==> flow/design.v <==
parameter ADD     = 4'b0000;
parameter SUB     = 4'b0001;
parameter AND     = 4'b0010;
parameter OR      = 4'b0011;
parameter XOR     = 4'b0100;
parameter NOT     = 4'b0101;
parameter MOV     = 4'b0110;
parameter NOP     = 4'b0111;
parameter LOAD    = 4'b1000;
parameter STORE   = 4'b1001;
parameter LOAD_IM = 4'b1010;
parameter BRN_Z   = 4'b1011;
parameter BRN_N   = 4'b1100;
parameter BRN_O   = 4'b1101;
parameter BRN     = 4'b1110;
module ALU  #(parameter N = 8) (
    input logic clk, arstn, rst, en,
    input logic [2:0] OP, 
    input logic signed [N-1:0] A, 
    input logic signed [N-1:0] B, 
    output logic  [2:0] ONZ,
    output logic signed [N-1:0] Result 
);
logic [2:0] temp_ONZ;
logic signed [N-1:0] temp_result;
always_comb begin
    logic Overflow;
    Overflow = 1'b0;
    case (OP)
        3'b000: begin  
            {Overflow, temp_result} = A + B;
            temp_ONZ[2] = Overflow ^ temp_result[N-1];
            temp_ONZ[1] = temp_result[N-1];
            temp_ONZ[0] = &(~temp_result);
        end
        3'b001: begin  
            {Overflow, temp_result} = A - B;
            temp_ONZ[2] = Overflow ^ temp_result[N-1];
            temp_ONZ[1] = temp_result[N-1];
            temp_ONZ[0] = &(~temp_result);
        end
        3'b010: begin  
            temp_result = A & B;
            temp_ONZ[2] = 0;
            temp_ONZ[1] = temp_result[N-1];
            temp_ONZ[0] = &(~temp_result);
        end
        3'b011: begin  
            temp_result = A | B;
            temp_ONZ[2] = 0;
            temp_ONZ[1] = temp_result[N-1];
            temp_ONZ[0] = &(~temp_result);
        end
        3'b100 : begin  
            temp_result = A ^ B;
            temp_ONZ[2] = 0;
            temp_ONZ[1] = temp_result[N-1];
            temp_ONZ[0] = &(~temp_result);
            end
        3'b101 : begin  
            {Overflow, temp_result} = A + 1;
            temp_ONZ[2] = Overflow ^ temp_result[N-1];
            temp_ONZ[1] = temp_result[N-1];
            temp_ONZ[0] = &(~temp_result);
            end
        3'b110 : begin  
            temp_result = A;
            temp_ONZ[2] = 0;
            temp_ONZ[1] = temp_result[N-1];
            temp_ONZ[0] = &(~temp_result);      
            end
        3'b111 : begin  
            temp_result = B;
            temp_ONZ[2] = 0;
            temp_ONZ[1] = temp_result[N-1];
            temp_ONZ[0] = &(~temp_result);
            end
        default: begin
            temp_ONZ = 3'h0;
            temp_result = 0;
        end
    endcase
end
always_ff @(posedge clk or negedge arstn) begin
    if (!arstn) begin
        Result <= 0;
    end
    else begin
        Result <= temp_result;
    end
end
always_ff @(posedge clk or negedge arstn) begin
    if (!arstn) begin
        ONZ <= 0;
    end 
    else if (rst) begin
        ONZ <= 0;
    end 
    else if (en) begin
        ONZ <= temp_ONZ;
    end
end
endmodule
module RF  #(parameter N = 8, parameter addressBits = 2) ( 
    input logic clk,
    input logic rst_n,
    input logic selectDestinationA,
    input logic selectDestinationB,
    input logic [1:0] selectSource,
    input logic [addressBits-1:0] writeAddress,
    input logic write_en,
    input logic [addressBits-1:0] readAddressA,
    input logic [addressBits-1:0] readAddressB,
    input logic [N-1:0] A, 
    input logic [N-1:0] B, 
    input logic [N-1:0] C, 
    output logic [N-1:0] destination1A,
    output logic [N-1:0] destination2A,
    output logic [N-1:0] destination1B,
    output logic [N-1:0] destination2B
);
    logic [N-1:0] mem [(2**addressBits)-1:0];
    logic [N-1:0] sourceData;
    logic [N-1:0] readA, readB;
    always_ff @(posedge clk, negedge rst_n) begin
        if(!rst_n) begin
            for(int i = 0; i < 2**addressBits; i++) begin
                if (i == 1) begin
                    mem[i] <= -1;
                end else begin
                    mem[i] <= 0;
                end
            end
        end else begin
            for(int i = 0; i < 2**addressBits; i++) begin
                if(write_en && writeAddress == i) begin
                    mem[i] <= sourceData;
                end
            end
        end
    end
    always_comb begin
        case (selectSource)
            2'b00: sourceData = A;
            2'b01: sourceData = B;
            2'b10: sourceData = C;
            default: sourceData = 0;
        endcase
        readA = 0;
        readB = 0;
        for(int i = 0; i < 2**addressBits; i++) begin
            if(readAddressA == i) begin
                readA = mem[i];
            end
            if(readAddressB == i) begin
                readB = mem[i];
            end
        end
        if(selectDestinationA) begin
            destination1A = 0;
            destination2A = readA;
        end else begin
            destination1A = readA;
            destination2A = 0;
        end
        if(selectDestinationB) begin
            destination1B = 0;
            destination2B = readB;
        end else begin
            destination1B = readB;
            destination2B = 0;
        end
    end
endmodule
module FSM #(
  parameter M = 4,  
  parameter N = 4,  
  parameter P = 6   
) (
  input  logic clk,
  input  logic rst_n,
  output logic ov_warning,
  output logic [  1:0] select_source,
  output logic [M-1:0] write_address,
  output logic             write_en,
  output logic [M-1:0] read_address_A, read_address_B,
  output logic select_destination_A, select_destination_B,
  output logic [N-1:0] immediate_value,
  output logic [2:0] OP,
  output logic       s_rst,
  input  logic [2:0] ONZ,
  output logic enable,
  input  logic [4+2*M-1:0] instruction_in,
  output logic              en_read_instr,
  output logic [P-1:0] read_address_instr,
  output logic SRAM_readEnable,
  output logic SRAM_writeEnable
);
parameter ADD     = 4'b0000;
parameter SUB     = 4'b0001;
parameter AND     = 4'b0010;
parameter OR      = 4'b0011;
parameter XOR     = 4'b0100;
parameter NOT     = 4'b0101;
parameter MOV     = 4'b0110;
parameter NOP     = 4'b0111;
parameter LOAD    = 4'b1000;
parameter STORE   = 4'b1001;
parameter LOAD_IM = 4'b1010;
parameter BRN_Z   = 4'b1011;
parameter BRN_N   = 4'b1100;
parameter BRN_O   = 4'b1101;
parameter BRN     = 4'b1110;
enum logic [1:0] { idle = 2'b11, fetch = 2'b00, decode = 2'b01, execute= 2'b10} state, next;
logic [  P-1:0] PC     ;
logic [  P-1:0] PC_next;
logic           ov     ;
logic           ov_reg ;
logic [2*M-1:0] offset ;
logic [3:0]       instruction_code;
logic [M-1:0]     ra, rb;
logic [2:0]       ONZ_next, ONZ_reg;
logic [4+2*M-1:0] instruction_next, instruction_reg;
assign ov_warning = ov_reg;
always @(posedge clk, negedge rst_n) begin
  if (!rst_n) begin
    state <= idle;
  end else begin
    state <= next;
  end
end
always_comb begin
  case (state)
    idle:    next = ov_reg ? idle : fetch;
    fetch:   next = decode;
    decode:  next = execute;
    execute: next = ov ? idle : fetch;
    default: next = idle;
  endcase
end
always_comb begin
  instruction_code     = 0;
  read_address_instr   = PC;
  en_read_instr        = 0;
  enable               = 0;
  read_address_A       = 0;
  read_address_B       = 0;
  OP                   = 0;
  select_destination_A = 0;
  select_destination_B = 0;
  SRAM_readEnable      = 0;
  SRAM_writeEnable     = 0;
  select_source        = 0;
  immediate_value      = 0;
  write_address        = 0;
  write_en             = 0;
  s_rst                = 0;
  PC_next              = PC;
  ONZ_next             = 0;
  ov                   = ov_reg;
  offset               = 1;
  ra                   = 0;
  rb                   = 0;
  instruction_next     = instruction_reg;
  case (state)
    idle: begin
      select_source        = 2'b00;
      write_address        = 0;
      write_en             = 1'b0;
      read_address_A       = 0;    
      read_address_B       = 0;
      select_destination_A = 1'b0;
      select_destination_B = 1'b0;
      immediate_value      = 0;
      OP                   = 3'b000;
      s_rst                = 1'b0;
      enable               = 1'b0;
      en_read_instr        = 1'b0;
      read_address_instr   = PC;
      offset               = 1;
      SRAM_readEnable      = 1'b0;
      SRAM_writeEnable     = 1'b0;
    end
    fetch: begin
      select_source        = 2'b00;
      write_address        = 0;
      write_en             = 1'b0;
      read_address_A       = 0;    
      read_address_B       = 0;
      select_destination_A = 1'b0;
      select_destination_B = 1'b0;
      immediate_value      = 0;
      OP                   = 3'b000;
      s_rst                = 1'b0;
      enable               = 1'b0;
      en_read_instr        = 1'b1;
      read_address_instr   = PC;
    end
    decode: begin 
      ONZ_next         = ONZ;
      instruction_next = instruction_in;
      instruction_code = instruction_in[4+2*M-1:2*M];
      ra               = instruction_in[2*M-1 : M];
      rb               = instruction_in[M-1:0];
      case (instruction_code)
        ADD, SUB, AND, OR, XOR     : begin
          read_address_A       = ra;    
          read_address_B       = rb;
          OP                   = instruction_code[2:0];
          enable               = 1'b1;
        end
        NOT     : begin
          read_address_A       = 1;    
          read_address_B       = rb;
          OP                   = 3'b100;
          enable               = 1'b1;
        end
        MOV     : begin
          read_address_A       = ra;    
          read_address_B       = rb;
          OP                   = 3'b111;
          enable               = 1'b1;
        end
        NOP     : begin
        end
        LOAD    : begin
          read_address_A       = ra;    
          read_address_B       = rb;
          select_destination_A = 1'b1;
          select_destination_B = 1'b1;
          SRAM_readEnable      = 1'b1;
        end
        STORE   : begin
          read_address_A       = rb;    
          read_address_B       = ra;
          select_destination_A = 1'b1;
          select_destination_B = 1'b1;
          SRAM_writeEnable     = 1'b1;
        end
        LOAD_IM : begin
          select_source        = 2'b10;
          write_address        = ra;
          write_en             = 1'b1;
          immediate_value      = $signed(rb);
        end
        BRN_Z, BRN_N, BRN_O, BRN : begin
          s_rst                = 1'b1;
        end
      endcase
    end
    execute: begin
      instruction_code = instruction_reg[4+2*M-1:2*M];
      ra               = instruction_reg[2*M-1 : M];
      rb               = instruction_reg[M-1:0];
      case (instruction_code)
        ADD, SUB, AND, OR, XOR, NOT, MOV: begin
          select_source        = 2'b00;
          write_address        = ra;
          write_en             = 1'b1;
          enable               = 1'b0;
          {ov,PC_next}         = PC+1;          
        end
        NOP     : begin
          {ov,PC_next}         = PC+1; 
        end
        LOAD    : begin
          select_source        = 2'b01;
          write_address        = ra;
          write_en             = 1'b1;
          {ov,PC_next}         = PC+1;
        end
        STORE   : begin
          {ov,PC_next}         = PC+1;
        end
        LOAD_IM : begin
          {ov,PC_next}         = PC+1;
        end
        BRN_Z   : begin
          s_rst = 0;
          if(ONZ_reg[0] == 1) 
            offset  = {ra, rb};
          else 
            offset = 1;
          if (offset[2*M-1]==1) begin
            {ov,PC_next} = PC - offset[2*M-2:0];
          end else begin
            {ov,PC_next} = PC + offset[2*M-2:0];
          end
        end
        BRN_N : begin
          s_rst = 0;
          if(ONZ_reg[1] == 1) 
            offset  = {ra, rb};
          else 
            offset = 1;
          if (offset[2*M-1]==1) begin
            {ov,PC_next} = PC - offset[2*M-2:0];
          end else begin
            {ov,PC_next} = PC + offset[2*M-2:0];
          end
        end
        BRN_O   : begin
          s_rst = 0;
          if(ONZ_reg[2] == 1) 
            offset  = {ra, rb};
          else 
            offset = 1;
          if (offset[2*M-1]==1) begin
            {ov,PC_next} = PC - offset[2*M-2:0];
          end else begin
            {ov,PC_next} = PC + offset[2*M-2:0];
          end
        end
        BRN     : begin
          s_rst  = 0;
          offset = {ra, rb};
          if (offset[2*M-1]==1) begin
            {ov,PC_next} = PC - offset[2*M-2:0];
          end else begin
            {ov,PC_next} = PC + offset[2*M-2:0];
          end
        end
      endcase
    end
  endcase
end
always_ff @(posedge clk, negedge rst_n) begin
  if (!rst_n) begin
    instruction_reg <= 0;
    ONZ_reg         <= 0;
    ov_reg          <= 0;
    PC              <= 0;
  end else begin
    instruction_reg <= instruction_next;
    ONZ_reg         <= ONZ_next;
    ov_reg          <= ov;
    PC              <= PC_next;
  end
end
endmodule
module microprocessor #(parameter N = 8, ROM_addressBits = 6, RF_addressBits = 3) (
  input  logic                           clk             ,
  input  logic                           rst_n           ,
  input  logic [ 3+2*(RF_addressBits):0] ROM_data        ,
  input  logic [                  N-1:0] SRAM_data       ,
  output logic                           overflowPC      ,
  output logic                           ROM_readEnable  ,
  output logic                           SRAM_readEnable ,
  output logic                           SRAM_writeEnable,
  output logic [    ROM_addressBits-1:0] ROM_address     ,
  output logic [(2**RF_addressBits)-1:0] SRAM_address    ,
  output logic [                  N-1:0] SRAM_data_in
);
  logic RF_selectDestA, RF_selectDestB, RF_writeEnable;
  logic [1:0] RF_selectSource;
  logic [RF_addressBits-1:0] RF_writeAddress, RF_readAddressA, RF_readAddressB;
  logic [N-1:0] RF_AluRes, RF_Im, RF_destAluA, RF_destAluB;
  RF #(.N(N), .addressBits(RF_addressBits)) rf (
    clk,
    rst_n,
    RF_selectDestA,
    RF_selectDestB,
    RF_selectSource,
    RF_writeAddress,
    RF_writeEnable,
    RF_readAddressA,
    RF_readAddressB,
    RF_AluRes, SRAM_data, RF_Im,
    RF_destAluA, SRAM_data_in, RF_destAluB, SRAM_address);
  logic ALU_rst, ALU_en;
  logic [2:0] ALU_OP, ALU_ONZ;
  ALU #(N) alu (
    clk,
    rst_n,
    ALU_rst,
    ALU_en,
    ALU_OP,
    RF_destAluA,
    RF_destAluB,
    ALU_ONZ,
    RF_AluRes
  );
  FSM #(.N(N), .M(RF_addressBits), .P(ROM_addressBits)) fsm (
    clk,
    rst_n,
    overflowPC,
    RF_selectSource,
    RF_writeAddress,
    RF_writeEnable,
    RF_readAddressA,
    RF_readAddressB,
    RF_selectDestA,
    RF_selectDestB,
    RF_Im,
    ALU_OP,
    ALU_rst,
    ALU_ONZ,
    ALU_en,
    ROM_data,
    ROM_readEnable,
    ROM_address,
    SRAM_readEnable,
    SRAM_writeEnable
  );
endmodule
# == Reports on microprocessor ==
# The steps from the RTL of microprocessor to its reports follow in flow order.
# Line numbers count from 1 in the design file above.
# Library cell names are shortened.
# A cell with -- has no value.
# inputs
top_module,microprocessor
clock_port,clk
cell_library,sky130hd
corner,tt_025C_1v80

# == Elaborated design ==
# Counts by Yosys on the flattened word-level netlist (proc, flatten, opt, wreduce). Print and check cells are left out. Cells with the same type and inputs are merged into one.
# word_totals
clocked_rd_ports_x_width,0
romBits,0
latchBits,0
reg_bits,97
input_bits,20
mem_bits_rw,0
output_inout_bits,26
n_memories,0
# classes
compare,0
reduce_and_logical,40
shift,0
addsub,12
bitwise,15
n_eq,61
mul,0
n_div,0
mux,78
# ops
operator,n
8-bit 2-to-1 mux,21
6-bit 2-to-1 mux,11
8-bit NOT,8
8-bit AND reduction,8
8-bit case mux with 8-bit select,1
4-bit equality test (second input constant),14
3-bit equality test (second input constant),16
6-bit case mux with 5-bit select,1
3-bit case mux with 2-bit select,5
4-bit by 3-bit equality test with 1-bit output (second input constant),7
6-bit by 5-bit adder with 7-bit output,4
6-bit by 5-bit subtractor with 7-bit output,4
7-bit 2-to-1 mux,4
3-bit case mux with 3-bit select,3
3-bit by 2-bit equality test with 1-bit output (second input constant),8
8-bit case mux with 3-bit select,1
4-bit by 2-bit equality test with 1-bit output (second input constant),4
8-bit OR reduction,2
8-bit case mux with 2-bit select,1
1-bit case mux with 8-bit select,2
7-bit OR reduction,2
1-bit case mux with 2-bit select,7
3-bit by 1-bit equality test with 1-bit output (second input constant),4
3-bit zero test,4
3-bit 2-to-1 mux,4
11-bit OR reduction,1
5-bit OR reduction,2
10-bit 2-to-1 mux,1
# Other operator kinds: 28; their cells: 56.

# == Longest topological paths ==
# Yosys ltp: most cells in a row. Word level: on the elaborated netlist, between registers, memories and ports. Mapped: between sequential cells and ports; inverters and the memories' decode and read muxes count.
# logic_depth
word_depth,20
ABC_AREA,1
ltp_mapped,31

# == Netlist ==
# Source: synth_stat.txt of the flow (Yosys; design flattened, memories mapped). It holds for the ABC_AREA given above (unset counts as 0); a run with the other value may have another netlist.
# Totals and module areas in this step are rounded.
# types
type,n,area_total_um2
dfrtp_1,90,2252.16
nand2_1,277,1.04E+03
inv_1,183,686.909
ha_1,53,663.136
nor2_1,139,521.75
a21oi_1,82,410.394
o21ai_0,78,390.374
dfstp_2,9,236.477
xor2_1,24,210.202
nand3_1,37,185.178
o2111ai_1,15,131.376
fa_1,6,120.115
nand4_1,18,112.608
o21a_1,13,97.594
nor3_1,17,85.082
nor2_4,7,78.826
nand3_2,7,70.067
nand2_2,10,62.56
# Not listed: further types 37, cells in them 137.
# synth_totals
stdcells,1202
flip_flops,99
synth_area_mm2,0.0084
buffers,19

# == Timing after synthesis ==
# Source: OpenSTA report_checks on the synthesized netlist (no wires, ideal clock, input and output delay 20% of the period each), path of least setup slack; recovery checks are left aside. Register names are those of the netlist, which keeps one name where synthesis merged equal registers.
# synth_path
kind,input-to-reg
startpoint,in ROM_data[6]
endpoint,reg alu.ONZ[0]
t_arrival_ps,4462
in_delay_ps,1200
path_buffers,1
setup_time_ps,117
stages,30
t_required_ps,5883
period_ps,6000
t_first_pin_ps,1200
delay_ps,3379
path_slack_ps,1421
synth_period_reached_ps,4579
# "delay_ps" = arrival - input delay + setup time.
# "stages": output pins that drive a net of the path, with the launching flip-flop's if there is one; two outputs of one cell count as two.
# "synth_period_reached_ps" is the clock period less the worst setup slack; recovery checks do not enter. This is arithmetic on one report: input and output delays are still those of the set period (20% each).
# Between the ends stands the longest chain of elaborated cells between them, by number of cells; it is not shown to be the way that was timed. Of several equally long chains one is given.
# A line is the first line of the expression or statement that the cell stems from. Yosys adds cells for indexed reads and writes and turns some case tables into memories.
# A register here has more assigning lines than the two given.
# synth_via
path_cell_list,buf_4 -> inv_2 -> nor2_1 -> nand2_2 -> o21ai_0 -> o21ai_1 -> nor2_1 -> nand2_1 -> o211ai_1 -> o21ai_0 -> nand3_1 -> a21oi_1 -> nand2_1 -> nand2_1 -> nor2_1 -> inv_1 -> ha_1 -> nor2_1 -> o21ai_0 -> nand2_1 -> a21oi_1 -> o21bai_1 -> a21oi_1 -> o21bai_1 -> xor2_1 -> nor2_1 -> a21oi_1 -> nand2_1 -> nand2_1 -> nand2_1
elab_chain_cells,20
cells_between,99
lines_between,23
classes_between,add/sub (3); eq/ne (33); mux (33); logic (11); reduce/logical (19)
# synth_lines
item,line_no,text
from (decl),444,"input  logic [ 3+2*(RF_addressBits):0] ROM_data        ,"
4-bit equality test,305,case (instruction_code)
7-bit OR reduction,--,
3-bit case mux with 3-bit select,305,
3-bit case mux with 2-bit select,265,case (state)
3-bit zero test,152,if(readAddressA == i) begin
8-bit 2-to-1 mux x8,152,
8-bit 2-to-1 mux,159,if(selectDestinationA) begin
8-bit by 2-bit adder with 9-bit output,61,"{Overflow, temp_result} = A + 1;"
8-bit NOT,64,temp_ONZ[0] = &(~temp_result);
8-bit AND reduction,64,
1-bit case mux with 8-bit select,29,case (OP)
3-bit 2-to-1 mux,99,else if (en) begin
3-bit 2-to-1 mux,96,else if (rst) begin
to (assign),97,ONZ <= 0;
to (assign),100,ONZ <= temp_ONZ;
to (decl),21,"output logic  [2:0] ONZ,"

# == Worst path after layout ==
# Path of least setup slack in the final report of record 1 (OpenROAD, finished layout, wires in). Where an end is a register, its clock arrival counts in the times.
# The path's times are printed in steps of 10 ps; the period is the one set.
# layout_path
kind,input-to-output
startpoint,in ROM_data[6]
endpoint,out SRAM_data_in[2]
path_slack_ps,220
period_ps,6000
stages,14
path_buffers,2
t_first_pin_ps,1200
in_delay_ps,1200
t_required_ps,4800
output_delay_ps,1200
t_arrival_ps,4580
# Between the ends stands the longest chain of elaborated cells between them, by number of cells; it is not shown to be the way that was timed. Of several equally long chains one is given.
# layout_via
path_cell_list,clkdlybuf4s50_1 -> inv_2 -> nor2_1 -> nand2_2 -> o21ai_0 -> o21ai_1 -> nor2_1 -> nand2_2 -> inv_1 -> a21oi_1 -> o2111ai_1 -> nand2_1 -> a21oi_1 -> clkdlybuf4s50_1
elab_chain_cells,14
cells_between,32
lines_between,4
classes_between,eq/ne (15); mux (13); reduce/logical (4)
# layout_lines
item,line_no,text
from (decl),444,"input  logic [ 3+2*(RF_addressBits):0] ROM_data        ,"
4-bit equality test,305,case (instruction_code)
7-bit OR reduction,--,
3-bit case mux with 3-bit select,305,
3-bit case mux with 2-bit select,265,case (state)
3-bit zero test,152,if(readAddressA == i) begin
8-bit 2-to-1 mux x8,152,
8-bit 2-to-1 mux,159,if(selectDestinationA) begin
to (decl),452,output logic [                  N-1:0] SRAM_data_in

# microprocessor through Yosys and OpenROAD on sky130hd: 4 stored runs, unordered, with their settings and measured results. The constraints put input and output delay at 20% of the set period each and load the outputs with 0.01 pF.
# "timing.achieved_period_ps" is the run's clock period less its worst setup slack. It is reckoned from that one timing run; input and output delays stay at 20% of the period that was set.
# By "worst_path_time_ps" is meant the share of the clock period that the worst setup path is allowed (20% is reserved at inputs, 20% at outputs), minus its slack. Clock arrival times at its registers enter into it.
# "fin_power_uw": no workload was simulated; the value follows from the tool's default switching activity.
# "worst_path_time_ps" is known to 10 ps.
# The measured numbers are rounded.
# Settings: -- = not set for that run.
run,ABC_AREA,CELL_PAD_IN_SITES_DETAIL_PLACEMENT,CORE_ASPECT_RATIO,CORE_MARGIN,CORE_UTILIZATION,CTS_CLUSTER_DIAMETER,CTS_CLUSTER_SIZE,HOLD_SLACK_MARGIN,MIN_ROUTING_LAYER,PLACE_DENSITY,SLEW_MARGIN,TNS_END_PERCENT,period_ns,CAP_MARGIN,PLACE_DENSITY_LB_ADDON,CELL_PAD_IN_SITES_GLOBAL_PLACEMENT,GPL_ROUTABILITY_DRIVEN,SETUP_SLACK_MARGIN,MAX_ROUTING_LAYER,synthesis_area_mm2,die_area_mm2,layout_stdcell_area_mm2,final_util_frac,timing.setup.ws_ps,total_negative_slack_ps,timing.hold.ws_ps,fin_power_uw,timing.achieved_period_ps,worst_path_time_ps,timing.worst_path_kind
record 1,1,1,1.83,6,23,187,77,0.03,met2,0.81,40,45,6.0,20,--,--,--,--,--,0.0084,0.041,0.01,0.28,220,0,410,2900,5782,3380,input-to-output
record 2,--,--,1.83,2,26,--,--,--,--,--,20,--,6.0,20,0.14,--,--,--,--,0.0085,0.034,0.011,0.33,120,0,470,2500,5877,3480,input-to-output
record 3,0,1,1.35,6,23,187,66,0.03,met2,0.81,40,45,6.0,20,--,2,0,-0.52,--,0.0085,0.042,0.01,0.28,-280,-820,470,2600,6277,3880,input-to-output
record 4,0,0,--,4,51,80,82,0.01,--,0.45,35,80,5.2,35,--,2,--,--,met4,0.0085,0.019,0.011,0.65,190,0,460,2900,5006,2930,input-to-output
